==> flow/design.v <==
`timescale 1ns / 1ps
module synch_fifo #(
    parameter   FIFO_WIDTH = 32,                       
    parameter   FIFO_DEPTH = 16,                       
    parameter   FIFO_PTR = 4                           
) (
    input       clk,                                   
    input       rst_n,                                 
    input       fifo_wren,                             
    input       fifo_rden,                             
    input       [FIFO_WIDTH-1:0] fifo_wrdata,          
    output reg  [FIFO_WIDTH-1:0] fifo_rddata,          
    output      fifo_full,                             
    output      fifo_empty,                            
    output      [FIFO_PTR:0] fifo_room_avail,          
    output      [FIFO_PTR:0] fifo_data_avail           
);
reg [FIFO_WIDTH-1:0] mem [0:FIFO_DEPTH-1];       
reg [FIFO_PTR-1:0] wr_ptr, rd_ptr;               
reg [FIFO_PTR:0] count;                          
assign fifo_data_avail = count;
assign fifo_full = (count == FIFO_DEPTH - 1);        
assign fifo_empty = (count == 0);                
assign fifo_room_avail = FIFO_DEPTH - count;
always @(posedge clk or negedge rst_n) begin
    if (!rst_n) begin
        wr_ptr <= 0;
        rd_ptr <= 0;
        count <= 0;
    end else begin
        if (fifo_wren && !fifo_full && !fifo_rden) begin
            mem[wr_ptr] <= fifo_wrdata;
            wr_ptr <= (wr_ptr + 1) % FIFO_DEPTH;
            count <= count + 1;
        end
        if (fifo_rden && !fifo_wren && !fifo_empty) begin
            fifo_rddata <= mem[rd_ptr];
            rd_ptr <= (rd_ptr + 1) % FIFO_DEPTH;
            count <= count - 1;
        end
        if (fifo_wren && fifo_rden && !fifo_full) begin
            if (fifo_empty)
                fifo_rddata <= fifo_wrdata;
            else begin
                mem[wr_ptr] <= fifo_wrdata;
                fifo_rddata <= mem[rd_ptr];
                wr_ptr <= wr_ptr + 1;
                rd_ptr <= rd_ptr + 1;
            end
        end
    end
end
endmodule
Reports on synch_fifo --
What the tools print for synch_fifo, step after step. Line numbers count from 1 in the design file above. The mark n/a stands for no value.
Set-up: top module synch_fifo, clock port clk, library sky130hd, library corner tt_025C_1v80

Elaborated design --
Yosys after proc, flatten, opt, wreduce and memory -nomap, before mapping. Print and check cells are not counted. Equal cells are merged and count once.
Operators by class: add/sub/neg operators 5, eq/ne operators 31, mux-type cells 92, reduce/logical cells 16
Operators by type and width (number):
- 2-to-1 mux 32 bit | 83
- parallel mux 32 bit (select 16 bit) | 1
- == test 4 bit with constant B | 16
- == test 4 x 3 -> 1 bit with constant B | 8
- 2-to-1 mux 4 bit | 6
- == test 4 x 2 -> 1 bit with constant B | 4
- 2-to-1 mux 5 bit | 2
- adder 4 x 1 -> 4 bit with constant B | 2
- == test 4 x 1 -> 1 bit with constant B | 2
- zero test 4 bit | 2
- logical AND 1 bit | 6
- adder 5 x 1 -> 5 bit with constant B | 1
- subtractor 5 x 1 -> 5 bit with constant B | 1
- == test 5 x 4 -> 1 bit with constant B | 1
- subtractor 5 bit with constant A | 1
- zero test 5 bit | 1
- zero test 1 bit | 4
- nonzero test 2 bit | 2
- AND reduction 2 bit | 1
Bit counts: register bits after elaboration 557, input bits 36, output and inout bits 44, elaborated cells 164

Depth --
Yosys ltp: most cells in a row. Word level: on the elaborated netlist, between registers, memories and ports. Mapped: between sequential cells and ports; inverters and the memories' decode and read muxes count.
Depth: depth after elaboration 8, ABC_AREA 0, gate-level depth with buffers 13, gate-level depth less buffers 11

Synthesis result --
Source: synth_stat.txt of the flow (Yosys; design flattened, memories mapped). It holds for the ABC_AREA given above (unset counts as 0); a run with the other value may have another netlist. Totals and module areas in this step are rounded.
Synthesis totals: mapped cells 1897, cell area after synthesis 28090 um^2, area of sequential cells 16660 um^2, mapped flip-flops 557, buffer cells 176
Cell types:
- sky130_fd_sc_hd__edfxtp_1 | number 544, total area 1.63E+04 um^2
- sky130_fd_sc_hd__mux2_2 | number 488, total area 5495.27 um^2
- sky130_fd_sc_hd__mux2i_1 | number 48, total area 480.461 um^2
- sky130_fd_sc_hd__a22oi_1 | number 57, total area 427.91 um^2
- sky130_fd_sc_hd__buf_2 | number 78, total area 390.374 um^2
- sky130_fd_sc_hd__mux2_1 | number 33, total area 371.606 um^2
- sky130_fd_sc_hd__a221oi_1 | number 38, total area 332.819 um^2
- sky130_fd_sc_hd__dfrtp_1 | number 13, total area 325.312 um^2
- sky130_fd_sc_hd__buf_6 | number 23, total area 258.998 um^2
- sky130_fd_sc_hd__o22ai_1 | number 40, total area 250.24 um^2
- sky130_fd_sc_hd__o21ai_0 | number 45, total area 225.216 um^2
- sky130_fd_sc_hd__nand2_1 | number 59, total area 221.462 um^2
- sky130_fd_sc_hd__a21oi_1 | number 44, total area 220.211 um^2
- sky130_fd_sc_hd__nand3_4 | number 12, total area 210.202 um^2
- sky130_fd_sc_hd__nand3_1 | number 40, total area 200.192 um^2
- sky130_fd_sc_hd__clkbuf_1 | number 50, total area 187.68 um^2
- sky130_fd_sc_hd__a222oi_1 | number 18, total area 180.173 um^2
- sky130_fd_sc_hd__ha_1 | number 12, total area 150.144 um^2
Not listed: further types 51, cells in them 255.

Timing after synthesis --
OpenSTA on the mapped netlist: ideal clock, no wires. The path of least setup slack (recovery checks aside). Input and output delay are each 20% of the period. Register names are those of the netlist, which keeps one name where synthesis merged equal registers.
Timing path post-synthesis: path kind input to register, start input port fifo_wren, end register fifo_rddata[0], period 10.0 ns, external input delay 2.000 ns, library setup time 0.471 ns, time at the first pin 2.000 ns, data arrival time 4.985 ns, required time 9.529 ns, slack 4.545 ns, path delay 3.456 ns, stages 3, path buffers 1, synthesis period reached 5.455 ns
"path delay" = arrival - input delay + setup time. "stages": output pins that drive a net of the path, with the launching flip-flop's if there is one; two outputs of one cell count as two. "synthesis period reached" is the clock period less the worst setup slack; recovery checks do not enter. This is arithmetic on one report: input and output delays are still those of the set period (20% each). Between the ends stands the longest chain of elaborated cells between them, by number of cells; it is not shown to be the way that was timed. Of several equally long chains one is given. Each line given opens the expression or statement behind the cell; cells for indexed reads and writes are added by Yosys, which also makes memories of some case tables. A register here has more assigning lines than the two given. Only ways into the end's enable, where the timed path ends, are counted here.
On the way, post-synthesis: cell sequence sky130_fd_sc_hd__or3b_2 sky130_fd_sc_hd__clkbuf_1 sky130_fd_sc_hd__a21boi_0, cells in the longest elaborated chain 5, elaborated cells on any way between the ends 7, source lines of those cells 2, those cells by class reduce/logical: 7
Ends and longest elaborated chain, post-synthesis:
- from (decl) | line 9 | input       fifo_wren,
- zero test 1 bit | line 36 | if (fifo_rden && !fifo_wren && !fifo_empty) begin
- logical AND 1 bit (2 in a row) | line 36
- nonzero test 2 bit
- AND reduction 2 bit
- to (assign) | line 37 | fifo_rddata <= mem[rd_ptr];
- to (assign) | line 43 | fifo_rddata <= fifo_wrdata;
- to (decl) | line 12 | output reg  [FIFO_WIDTH-1:0] fifo_rddata,

Timing after layout --
From the final timing report of stored run 1: the path of least setup slack in the routed layout; clock arrival at registers is part of the times.
Timing path after layout: path kind register to register, start register rd_ptr[0], end register fifo_rddata[19], period 3.7 ns, library setup time 0.34 ns, time at the first pin 0.65 ns, data arrival time 3.88 ns, required time 4.01 ns, slack 0.13 ns, stages 8, path buffers 1
Between the ends stands the longest chain of elaborated cells between them, by number of cells; it is not shown to be the way that was timed. Of several equally long chains one is given. A register here has more assigning lines than the two given.
On the way, after layout: cell sequence sky130_fd_sc_hd__dfrtp_1 sky130_fd_sc_hd__ha_4 sky130_fd_sc_hd__nand2b_1 sky130_fd_sc_hd__o22ai_1 sky130_fd_sc_hd__a311o_1 sky130_fd_sc_hd__a2111oi_0 sky130_fd_sc_hd__buf_4 sky130_fd_sc_hd__o21ai_0, cells in the longest elaborated chain 4, elaborated cells on any way between the ends 20, those cells by class eq/ne: 15; mux: 4; reduce/logical: 1
Ends and longest elaborated chain, after layout:
- from (decl) | line 19 | reg [FIFO_PTR-1:0] wr_ptr, rd_ptr;
- from (assign) | line 38 | rd_ptr <= (rd_ptr + 1) % FIFO_DEPTH;
- from (assign) | line 48 | rd_ptr <= rd_ptr + 1;
- == test 4 bit | line 37 | fifo_rddata <= mem[rd_ptr];
- parallel mux 32 bit (select 16 bit) | line 37
- 2-to-1 mux 32 bit | line 36 | if (fifo_rden && !fifo_wren && !fifo_empty) begin
- 2-to-1 mux 32 bit | line 41 | if (fifo_wren && fifo_rden && !fifo_full) begin
- to (assign) | line 37
- to (assign) | line 43 | fifo_rddata <= fifo_wrdata;
- to (decl) | line 12 | output reg  [FIFO_WIDTH-1:0] fifo_rddata,

## Implementation results

Flow measurements of synch_fifo on sky130hd: 4 stored runs with different settings, listed in no order. Input and output delays are each 20% of the period that was set; the output load is 0.01 pF.
"reached clock period" = clock period - worst setup slack. The figure is calculated, with input and output delays left at 20% of the set period.
"critical path time" means the part of the period allowed to the worst setup path (the constraints hold back 20% at inputs and 20% at outputs) less its slack; where the path has registers, the arrival times of their clocks count too.
"total design power" is the tool's figure for a default switching activity; nothing was simulated.
Measured values are rounded.

* Stored run 1 | settings: CAP_MARGIN 35; CTS_CLUSTER_DIAMETER 266; GPL_ROUTABILITY_DRIVEN 0; HOLD_SLACK_MARGIN 0.24; MIN_ROUTING_LAYER met2; SETUP_SLACK_MARGIN 0.03; period_ns 3.7; CORE_MARGIN 2; CORE_UTILIZATION 40; SLEW_MARGIN 20 | results: area of the synthesized netlist 28090 um^2; area of the die 72370 um^2; post-route utilization 45.8 %; worst setup slack after layout 0.128 ns; total negative setup slack 0.000 ns; total design power 24570 µW; reached clock period 3.572 ns; critical path time 3.57 ns; critical path type register to register
* Stored run 2 | settings: period_ns 5.19; CAP_MARGIN 20; CORE_MARGIN 2; CORE_UTILIZATION 40; SLEW_MARGIN 20 | results: area of the synthesized netlist 28090 um^2; area of the die 72370 um^2; post-route utilization 45.3 %; worst setup slack after layout 1.307 ns; total negative setup slack 0.000 ns; total design power 17020 µW; reached clock period 3.883 ns; critical path time 3.88 ns; critical path type register to register
* Stored run 3 | settings: CAP_MARGIN 10; CELL_PAD_IN_SITES_DETAIL_PLACEMENT 1; CORE_MARGIN 6; CORE_UTILIZATION 47; CTS_CLUSTER_SIZE 26; HOLD_SLACK_MARGIN -0.1; MAX_ROUTING_LAYER met5; PLACE_DENSITY_LB_ADDON 0.01; SLEW_MARGIN 35; period_ns 6.06 | results: area of the synthesized netlist 28090 um^2; area of the die 65780 um^2; post-route utilization 53.3 %; worst setup slack after layout 2.175 ns; total negative setup slack 0.000 ns; total design power 14560 µW; reached clock period 3.885 ns; critical path time 3.88 ns; critical path type register to register
* Stored run 4 | settings: CAP_MARGIN 30; CORE_MARGIN 6; CORE_UTILIZATION 26; CTS_CLUSTER_DIAMETER 316; GPL_TIMING_DRIVEN 0; SLEW_MARGIN 20; period_ns 10.0 | results: area of the synthesized netlist 28090 um^2; area of the die 116100 um^2; post-route utilization 30.9 %; worst setup slack after layout 5.455 ns; total negative setup slack 0.000 ns; total design power 9707 µW; reached clock period 4.545 ns; critical path time 2.55 ns; critical path type input to register
